==> flow/design.v <==
module debounc_1 (
	clk,
	n_rst,
	din,
	dout
);
parameter T_20MS = 15'd20_000;  
input clk;
input n_rst;
input din;
output dout;
reg [14:0] cnt;
wire cnt_restart;
reg din_d1;
always @(posedge clk or negedge n_rst)
	if(!n_rst) begin
		din_d1 <= 1'b0;
	end
	else begin
		din_d1 <= din;
	end
assign cnt_restart = (din != din_d1)? 1'b1 : 1'b0;
always @(posedge clk or negedge n_rst)
	if(!n_rst) begin
		cnt <= 15'h0000;
	end
	else begin
		cnt <= (cnt_restart == 1'b1)? T_20MS :
			   (cnt > 15'h0000)? cnt - 15'h0001 : cnt;
	end
reg dout_rdy;
always @(posedge clk or negedge n_rst)
	if(!n_rst) begin
		dout_rdy <= 1'b0;
	end
	else begin
		dout_rdy <= ((cnt == 15'h0000) && (cnt_restart == 1'b0))? din : dout_rdy;
	end	
assign dout = dout_rdy;
endmodule
module debounc_2 (
	clk,
	n_rst,
	din,
	dout
);
parameter T_20MS = 15'd20_000;  
input clk;
input n_rst;
input din;
output dout;
reg [14:0] cnt;
wire cnt_restart;
reg din_d1;
always @(posedge clk or negedge n_rst)
	if(!n_rst) begin
		din_d1 <= 1'b0;
	end
	else begin
		din_d1 <= din;
	end
assign cnt_restart = (din != din_d1)? 1'b1 : 1'b0;
always @(posedge clk or negedge n_rst)
	if(!n_rst) begin
		cnt <= 15'h0000;
	end
	else begin
		 cnt <= ((cnt_restart == 1'b1) && (cnt == 15'h0000))? T_20MS :
            (cnt > 15'h0000)? cnt - 15'h0001 : cnt;
	end
reg dout_rdy;
always @(posedge clk or negedge n_rst)
   if(!n_rst) begin
      dout_rdy <= 1'b0;
   end
   else begin
      dout_rdy <= (cnt == T_20MS)? din_d1 : dout_rdy;
   end   assign dout = dout_rdy;
endmodule
module debounc_3 (
	clk,
	n_rst,
	din,
	dout
);
parameter T_20MS = 15'd20_000;  
input clk;
input n_rst;
input din;
output dout;
reg [14:0] cnt;
wire cnt_restart;
reg din_d1;
always @(posedge clk or negedge n_rst)
	if(!n_rst) begin
		din_d1 <= 1'b0;
	end
	else begin
		din_d1 <= din;
	end
assign cnt_restart = (din != din_d1)? 1'b1 : 1'b0;
always @(posedge clk or negedge n_rst)
	if(!n_rst) begin
		cnt <= 15'h0000;
	end
	else begin
		 cnt <= ((cnt_restart == 1'b1) && (cnt == 15'h0000))? T_20MS :
            (cnt > 15'h0000)? cnt - 15'h0001 : cnt;
	end
reg dout_rdy;
always @(posedge clk or negedge n_rst)
	if(!n_rst) begin
		dout_rdy <= 1'b0;
	end
	else begin
		dout_rdy <= ((cnt == 15'h0000) && (cnt_restart == 1'b0))? din : dout_rdy;
	end	
assign dout = dout_rdy;
endmodule
module edge_det_p(
    clk,
    n_rst,
    b0,
    b0_on
);
input clk;
input n_rst;
input b0;
output b0_on;
reg b0_d1;
reg b0_d2;
wire b0_on;
always @(posedge clk or negedge n_rst)  
if(!n_rst) begin
    b0_d1 <= 1'b0;
    b0_d2 <= 1'b0;
end
else begin
    b0_d1 <= b0;
    b0_d2 <= b0_d1;
end
assign b0_on = (b0_d1 && !b0_d2) ? 1'b1 : 1'b0;  
endmodule
module led(
  clk,
  n_rst,
  din,
  dout
  );
input clk;
input n_rst;
input din;
output reg dout;
parameter T_1S = 20'd1_000_000; 
reg [19:0] counter; 
reg din_prev; 
always @(posedge clk or negedge n_rst) begin
  if (!n_rst) begin
    counter <= 0;
    dout <= 0;
    din_prev <= 0;
  end 
  else begin
    if (din != din_prev) begin
      counter <= 0;  
      dout <= 1;  
    end 
    else if (counter >= T_1S) begin
      dout <= 0;
      counter <= counter;  
    end 
    else begin
      counter <= counter + 1;  
    end
    din_prev <= din;  
  end
end
endmodule
module doorlock_hdl(
  clk,
  n_rst,
  bt,
  btstar,
  led
);
input clk;
input n_rst;
input [9:0] bt;
input btstar;
output led;
parameter S_IDLE = 3'h0;
parameter S_FIRST = 3'h1;
parameter S_SEC = 3'h2;
parameter S_LAST = 3'h3;
parameter S_OPEN = 3'h4;
parameter S_FAKE = 3'h5;
wire bt_any;
reg [2:0] c_state, n_state;
always @(posedge clk or negedge n_rst)
  if(!n_rst) begin
    c_state <= S_IDLE;
  end
  else begin
    c_state <= n_state;
  end
assign bt_any = (bt == 10'h000)? 1'b0 : 1'b1;
always @(c_state or bt or btstar or bt_any)
  case (c_state)
    S_IDLE : begin
      n_state = (bt[1] == 1'b1)? S_FIRST : c_state;
    end
    S_FIRST : begin
      n_state = (bt[2] == 1'b1)? S_SEC : ((btstar == 1'b1) || (bt_any == 1'b1))? S_IDLE : c_state;
    end
    S_SEC : begin
      n_state = (bt[7] == 1'b1)? S_LAST : (btstar == 1'b1) ? S_IDLE : (bt_any == 1'b1) ? S_FAKE : c_state;
    end
    S_LAST : begin
      n_state = (btstar == 1'b1)? S_OPEN : (bt[7] == 1'b1) ? c_state : (bt_any == 1'b1)? S_FAKE : c_state;
    end
    S_OPEN : begin
      n_state = S_IDLE;
    end
    S_FAKE : begin
      n_state = (bt[7] == 1'b1) ? S_LAST : (btstar == 1'b1) ? S_IDLE : c_state;
    end
    default : begin
      n_state = S_IDLE;
    end
  endcase
assign led = (c_state == S_OPEN)? 1'b1 : 1'b0;
endmodule
module bd_if(
  clk,
  n_rst,
  bt_i,
  btstar_i,
  led_i,
  bt_o,
  btstar_o,
  led_o
  );
parameter T_1S = 20'd1_000_000;
parameter T_20MS = 15'd20_000;
input clk;
input n_rst;
input [9:0] bt_i;
input btstar_i;
input led_i;
output [9:0] bt_o;
output btstar_o;
output led_o;
wire [9:0] dwire;
debounc_1 #(.T_20MS(T_20MS)) u_debounc0(
  .clk(clk),
  .n_rst(n_rst),
  .din(bt_i[0]),
  .dout(dwire[0])
);
edge_det_p u_edgedet_p0 (
  .clk(clk),
  .n_rst(n_rst),
  .b0(dwire[0]),
  .b0_on(bt_o[0])
  );
debounc_1 #(.T_20MS(T_20MS)) u_debounc1(
  .clk(clk),
  .n_rst(n_rst),
  .din(bt_i[1]),
  .dout(dwire[1])
);
edge_det_p u_edgedet_p1 (
  .clk(clk),
  .n_rst(n_rst),
  .b0(dwire[1]),
  .b0_on(bt_o[1])
  );
debounc_2 #(.T_20MS(T_20MS)) u_debounc2(
  .clk(clk),
  .n_rst(n_rst),
  .din(bt_i[2]),
  .dout(dwire[2])
);
edge_det_p u_edgedet_p2 (
  .clk(clk),
  .n_rst(n_rst),
  .b0(dwire[2]),
  .b0_on(bt_o[2])
  );
debounc_2 #(.T_20MS(T_20MS)) u_debounc3(
  .clk(clk),
  .n_rst(n_rst),
  .din(bt_i[3]),
  .dout(dwire[3])
);
edge_det_p u_edgedet_p3 (
  .clk(clk),
  .n_rst(n_rst),
  .b0(dwire[3]),
  .b0_on(bt_o[3])
  );
debounc_2 #(.T_20MS(T_20MS)) u_debounc4(
  .clk(clk),
  .n_rst(n_rst),
  .din(bt_i[4]),
  .dout(dwire[4])
);
edge_det_p u_edgedet_p4 (
  .clk(clk),
  .n_rst(n_rst),
  .b0(dwire[4]),
  .b0_on(bt_o[4])
  );
debounc_2 #(.T_20MS(T_20MS)) u_debounc5(
  .clk(clk),
  .n_rst(n_rst),
  .din(bt_i[5]),
  .dout(dwire[5])
);
edge_det_p u_edgedet_p5 (
  .clk(clk),
  .n_rst(n_rst),
  .b0(dwire[5]),
  .b0_on(bt_o[5])
  );
debounc_3 #(.T_20MS(T_20MS)) u_debounc6(
  .clk(clk),
  .n_rst(n_rst),
  .din(bt_i[6]),
  .dout(dwire[6])
);
edge_det_p u_edgedet_p6 (
  .clk(clk),
  .n_rst(n_rst),
  .b0(dwire[6]),
  .b0_on(bt_o[6])
  );
debounc_3 #(.T_20MS(T_20MS)) u_debounc7(
  .clk(clk),
  .n_rst(n_rst),
  .din(bt_i[7]),
  .dout(dwire[7])
);
edge_det_p u_edgedet_p7(
  .clk(clk),
  .n_rst(n_rst),
  .b0(dwire[7]),
  .b0_on(bt_o[7])
  );
debounc_3 #(.T_20MS(T_20MS)) u_debounc8(
  .clk(clk),
  .n_rst(n_rst),
  .din(bt_i[8]),
  .dout(dwire[8])
);
edge_det_p u_edgedet_p8 (
  .clk(clk),
  .n_rst(n_rst),
  .b0(dwire[8]),
  .b0_on(bt_o[8])
  );
debounc_3 #(.T_20MS(T_20MS)) u_debounc9(
  .clk(clk),
  .n_rst(n_rst),
  .din(bt_i[9]),
  .dout(dwire[9])
);
edge_det_p u_edgedet_p9 (
  .clk(clk),
  .n_rst(n_rst),
  .b0(dwire[9]),
  .b0_on(bt_o[9])
  );
edge_det_p u_edgedet_pstar (
  .clk(clk),
  .n_rst(n_rst),
  .b0(~btstar_i),
  .b0_on(btstar_o)
  );
led #(.T_1S(T_1S)) u_led(
  .clk(clk),
  .n_rst(n_rst),
  .din(led_i),
  .dout(led_o)
);
endmodule
module top(
	clk,
	n_rst,
	bt,
	btstar,
	led
);
parameter T_1S = 20'd1_000_000;  
parameter T_20MS = 15'd20_000;  
input clk;
input n_rst;
input [9:0] bt;
input btstar;
output led;
wire [9:0] bt_w;
wire btstar_w;
wire led_w;
bd_if #(
	.T_1S(T_1S),
	.T_20MS(T_20MS)
) u_bd_if(
    .clk(clk),
    .n_rst(n_rst),
    .bt_i(bt),
    .btstar_i(btstar),
    .led_i(led_w),
    .bt_o(bt_w),
    .btstar_o(btstar_w),
    .led_o(led)
);
doorlock_hdl u_doorlock(
    .clk(clk),
    .n_rst(n_rst),
    .bt(bt_w),
    .btstar(btstar_w),
    .led(led_w)
);
endmodule
## Step by step through the tools: top

What the tools print for top, step after step.
Lines are those of the file above, counted from 1.
Operators carry their Yosys type and port widths (W data, S select, Z words).
Cell names lack the library's common part.
Not given: n/a

| design | value |
|---|---|
| design top | top |
| clock input | clk |
| standard-cell library | sky130hd |
| timing corner | tt_025C_1v80 |

## Word-level counts

Source: Yosys, flattened and elaborated, memories not mapped. Widths are those after wreduce. Registers that Yosys merges into a memory's read port (data or address) are not register bits. Print and check cells do not count. Equal cells are merged and count once.

| storage and ports | value |
|---|---|
| bits in registers | 217 |
| output and inout port bits | 1 |
| cells after elaboration | 229 |
| input bits | 13 |

| cells by class | value |
|---|---|
| bitwise operators | 7 |
| order comparisons | 11 |
| $add $sub $neg | 11 |
| equality and inequality tests | 25 |
| multiplexer cells | 58 |
| reductions and logical operators | 61 |

Operator list:

| kind | number |
|---|---|
| $mux W15 | 20 |
| $sub A15 B1 Y15 const B | 10 |
| $gt A15 B1 Y1 const B | 10 |
| $logic_not A15 Y1 | 10 |
| $eq A15 B15 Y1 const B | 4 |
| $mux W20 | 2 |
| $mux W3 | 10 |
| $logic_and A1 B1 Y1 | 25 |
| $mux W1 | 25 |
| $reduce_bool A2 Y1 | 11 |
| $add A20 B1 Y20 const B | 1 |
| $ge A20 B20 Y1 const B | 1 |
| $pmux W3 S5 | 1 |
| $ne A1 B1 Y1 | 11 |
| $logic_not A1 Y1 | 11 |
| $logic_not A10 Y1 | 1 |
| $not A1 Y1 | 7 |
| $eq A3 B2 Y1 const B | 2 |
| $eq A3 B3 Y1 const B | 2 |
| $ne A3 B3 Y1 const B | 2 |
| $ne A2 B2 Y1 const B | 2 |
| $reduce_and A4 Y1 | 1 |
| $eq A3 B1 Y1 const B | 1 |
| $ne A3 B2 Y1 const B | 1 |
| $logic_not A3 Y1 | 1 |
| $logic_or A1 B1 Y1 | 1 |

## Depth

Depth = most cells in a row (Yosys ltp): at word level without a register or memory, in the mapped netlist without a sequential cell, where the memories' decode and read muxes count.

| depth | value |
|---|---|
| depth after elaboration | 9 |
| ABC_AREA | 1 |
| mapped depth | 10 |
| depth with buffers taken out | 10 |

## Synthesis result

Yosys stat after the flow's synthesis: flattened, memories mapped to cells. It holds for the ABC_AREA given above (unset counts as 0); a run with the other value may have another netlist.
The area totals of this step are shown rounded.

| synthesis totals | value |
|---|---|
| cells in the netlist | 1584 |
| buffer cells | 9 |
| sequential part of the area | 5510 µm² |
| synthesis area | 11900 µm² |
| flip-flops | 220 |

Cell types:

| cell | number | total area (µm²) |
|---|---|---|
| dfrtp_1 | 219 | 5.48E+03 |
| nand2_1 | 388 | 1.46E+03 |
| nor2_1 | 260 | 975.936 |
| inv_1 | 230 | 863.328 |
| nand3_1 | 135 | 675.648 |
| xor2_1 | 31 | 271.51 |
| o21ai_0 | 54 | 270.259 |
| nand4_1 | 37 | 231.472 |
| ha_1 | 16 | 200.192 |
| xnor2_1 | 21 | 183.926 |
| nor2_2 | 23 | 143.888 |
| nor3_1 | 28 | 140.134 |
| nand3b_1 | 16 | 120.115 |
| a21oi_1 | 23 | 115.11 |
| nor3_2 | 7 | 70.067 |
| or2_2 | 11 | 68.816 |
| nand3_2 | 6 | 60.058 |
| o21ai_1 | 10 | 50.048 |

Not listed: further types 31, cells in them 69.

## Path before layout

Path of least setup slack by OpenSTA after synthesis, without wires, with an ideal clock, recovery checks aside; 20% of the period is set as input and as output delay. Where synthesis merged equal registers, the netlist keeps one of their names.

| timing path post-synthesis | value |
|---|---|
| kind | input -> register |
| start | input port bt[0] |
| end | register u_bd_if.u_debounc0.cnt[1] |
| delay of the path | 0.843 ns |
| period | 10.0 ns |
| stages on the path | 8 |
| buffers on the path | 0 |
| path slack | 7.157 ns |
| time at the first pin | 2.000 ns |
| library setup time | 0.074 ns |
| data required time | 9.926 ns |
| data arrival time | 2.769 ns |
| external input delay | 2.000 ns |
| period reached after synthesis | 2.843 ns |

"delay of the path" = arrival - input delay + setup time.
"stages on the path" counts driving pins, that of a launching flip-flop among them; a cell with two outputs on the path counts twice.
"period reached after synthesis" is the clock period less the worst setup slack; recovery checks do not enter. This is arithmetic on one report: input and output delays are still those of the set period (20% each).
The rows between start and end are the longest chain of elaborated cells between them; the timing report does not say that the signal goes this way. Where chains are equally long, one stands for them.
Each line given opens the expression or statement behind the cell; cells for indexed reads and writes are added by Yosys, which also makes memories of some case tables.

| on the way, post-synthesis | value |
|---|---|
| cells stage by stage | nand2_1 inv_1 or2_2 inv_2 nor2_8 inv_2 nand2_1 o21ai_2 |
| cells in the longest elaborated chain | 3 |
| elaborated cells on any way between the ends | 4 |
| source lines of those cells | 2 |
| those cells by class | 1 x eq/ne; 2 x mux; 1 x reduce/logical |

Ends and longest elaborated chain, post-synthesis:

| element | line | RTL |
|---|---|---|
| start, declared | 398 | `input [9:0] bt;` |
| $ne A1 B1 Y1 | 22 | `assign cnt_restart = (din != din_d1)? 1'b1 : 1'b0;` |
| $mux W1 | 22 |  |
| $mux W15 | 28 | `cnt <= (cnt_restart == 1'b1)? T_20MS :` |
| end, assigned | 25 | `cnt <= 15'h0000;` |
| end, assigned | 28 |  |
| end, declared | 12 | `reg [14:0] cnt;` |

## Worst path after layout

From the final timing report of flow run 1: the path of least setup slack in the routed layout; clock arrival at registers is part of the times.

| timing path post-layout | value |
|---|---|
| kind | register -> output |
| start | register u_bd_if.u_led.dout |
| end | output port led |
| path slack | 2.73 ns |
| stages on the path | 2 |
| period | 5.15 ns |
| buffers on the path | 1 |
| data arrival time | 1.39 ns |
| output delay | 1.03 ns |
| data required time | 4.12 ns |
| time at the first pin | 0.50 ns |

At most two assigning lines are given for a register; there are more.

| on the way, post-layout | value |
|---|---|
| cells stage by stage | dfrtp_1 clkdlybuf4s50_1 |
| cells in the longest elaborated chain | 0 |
| elaborated cells on any way between the ends | 0 |
| source lines of those cells | 0 |

Ends and longest elaborated chain, post-layout:

| element | line | RTL |
|---|---|---|
| start, declared | 153 | `output reg dout;` |
| start, assigned | 160 | `dout <= 0;` |
| start, assigned | 166 | `dout <= 1;` |
| end, declared | 400 | `output led;` |

--- measured runs ---
Measured data: module top, platform sky130hd, 5 stored runs of the flow under differing settings, order arbitrary. Input and output delays are each 20% of the period that was set; the output load is 0.01 pF.
"achieved clock period" means the clock period less the worst setup slack. The figure is calculated, with input and output delays left at 20% of the set period.
"allowed time less slack (worst setup path)" = time allowed to the worst setup path (clock period - input delay - output delay, where it has them) - its slack; a late launch clock adds to it, a late capture clock takes from it.
"total design power" rests on the timing tool's default activity at the inputs, not on a simulated workload.
Values from the reports are rounded here.

#### Flow run 1

| setting | value |
|---|---|
| ABC_AREA | `1` |
| CAP_MARGIN | `40` |
| CELL_PAD_IN_SITES_DETAIL_PLACEMENT | `1` |
| CELL_PAD_IN_SITES_GLOBAL_PLACEMENT | `3` |
| CORE_ASPECT_RATIO | `0.61` |
| CORE_MARGIN | `7` |
| CTS_CLUSTER_DIAMETER | `192` |
| CTS_CLUSTER_SIZE | `13` |
| GPL_TIMING_DRIVEN | `1` |
| HOLD_SLACK_MARGIN | `-0.04` |
| MAX_ROUTING_LAYER | `met4` |
| PLACE_DENSITY | `0.64` |
| SETUP_SLACK_MARGIN | `-0.18` |
| period_ns | `5.15` |
| CORE_UTILIZATION | `40` |
| SLEW_MARGIN | `20` |

| result | value |
|---|---|
| achieved clock period | 2.417 ns |
| total design power | 3390 µW |
| utilization in the final report | 0.445 |
| netlist area reported by Yosys | 11900 µm² |
| std-cell area (final layout) | 13100 µm² |
| setup slack of the worst path | 2.73 ns |
| full die area | 35000 µm² |
| allowed time less slack (worst setup path) | 1.39 ns |
| type of the worst setup path | register -> output |
| total negative setup slack | 0.000 ns |

#### Flow run 2

| setting | value |
|---|---|
| CAP_MARGIN | `15` |
| CELL_PAD_IN_SITES_GLOBAL_PLACEMENT | `3` |
| CORE_UTILIZATION | `24` |
| GPL_TIMING_DRIVEN | `0` |
| HOLD_SLACK_MARGIN | `0.23` |
| MIN_ROUTING_LAYER | `met2` |
| PLACE_DENSITY_LB_ADDON | `0.26` |
| SETUP_SLACK_MARGIN | `-0.42` |
| SLEW_MARGIN | `0` |
| period_ns | `5.37` |
| CORE_MARGIN | `2` |

| result | value |
|---|---|
| achieved clock period | 2.813 ns |
| full die area | 44900 µm² |
| std-cell area (final layout) | 12300 µm² |
| setup slack of the worst path | 2.56 ns |
| netlist area reported by Yosys | 10400 µm² |
| total negative setup slack | 0.000 ns |
| total design power | 4330 µW |
| allowed time less slack (worst setup path) | 2.81 ns |
| type of the worst setup path | register -> register |
| utilization in the final report | 0.288 |

#### Flow run 3

| setting | value |
|---|---|
| CAP_MARGIN | `30` |
| CELL_PAD_IN_SITES_GLOBAL_PLACEMENT | `0` |
| CORE_MARGIN | `9` |
| CORE_UTILIZATION | `34` |
| CTS_CLUSTER_DIAMETER | `332` |
| CTS_CLUSTER_SIZE | `62` |
| GPL_TIMING_DRIVEN | `1` |
| HOLD_SLACK_MARGIN | `0.04` |
| MAX_ROUTING_LAYER | `met5` |
| MIN_ROUTING_LAYER | `met1` |
| PLACE_DENSITY | `0.4` |
| SETUP_SLACK_MARGIN | `0.61` |
| period_ns | `2.27` |
| SLEW_MARGIN | `20` |

| result | value |
|---|---|
| allowed time less slack (worst setup path) | 2.41 ns |
| type of the worst setup path | register -> register |
| achieved clock period | 2.414 ns |
| setup slack of the worst path | -0.144 ns |
| total negative setup slack | -0.864 ns |
| netlist area reported by Yosys | 10400 µm² |
| std-cell area (final layout) | 14700 µm² |
| full die area | 37100 µm² |
| utilization in the final report | 0.491 |
| total design power | 7620 µW |

#### Flow run 4

| setting | value |
|---|---|
| ABC_AREA | `1` |
| CAP_MARGIN | `40` |
| CELL_PAD_IN_SITES_GLOBAL_PLACEMENT | `3` |
| CORE_ASPECT_RATIO | `0.61` |
| CORE_MARGIN | `7` |
| CTS_CLUSTER_DIAMETER | `192` |
| CTS_CLUSTER_SIZE | `13` |
| GPL_TIMING_DRIVEN | `1` |
| HOLD_SLACK_MARGIN | `-0.04` |
| PLACE_DENSITY | `0.64` |
| SETUP_SLACK_MARGIN | `-0.18` |
| period_ns | `5.15` |
| CORE_UTILIZATION | `40` |
| SLEW_MARGIN | `20` |

| result | value |
|---|---|
| netlist area reported by Yosys | 11900 µm² |
| total negative setup slack | 0.000 ns |
| allowed time less slack (worst setup path) | 1.38 ns |
| type of the worst setup path | register -> output |
| achieved clock period | 2.408 ns |
| setup slack of the worst path | 2.74 ns |
| total design power | 3380 µW |
| full die area | 35000 µm² |
| std-cell area (final layout) | 13100 µm² |
| utilization in the final report | 0.445 |

#### Flow run 5

| setting | value |
|---|---|
| period_ns | `4.8` |
| CAP_MARGIN | `20` |
| CORE_MARGIN | `2` |
| CORE_UTILIZATION | `40` |
| SLEW_MARGIN | `20` |

| result | value |
|---|---|
| full die area | 27200 µm² |
| std-cell area (final layout) | 11800 µm² |
| netlist area reported by Yosys | 10400 µm² |
| total negative setup slack | 0.000 ns |
| allowed time less slack (worst setup path) | 2.83 ns |
| type of the worst setup path | register -> register |
| setup slack of the worst path | 1.97 ns |
| utilization in the final report | 0.464 |
| total design power | 4410 µW |
| achieved clock period | 2.829 ns |
--- end ---
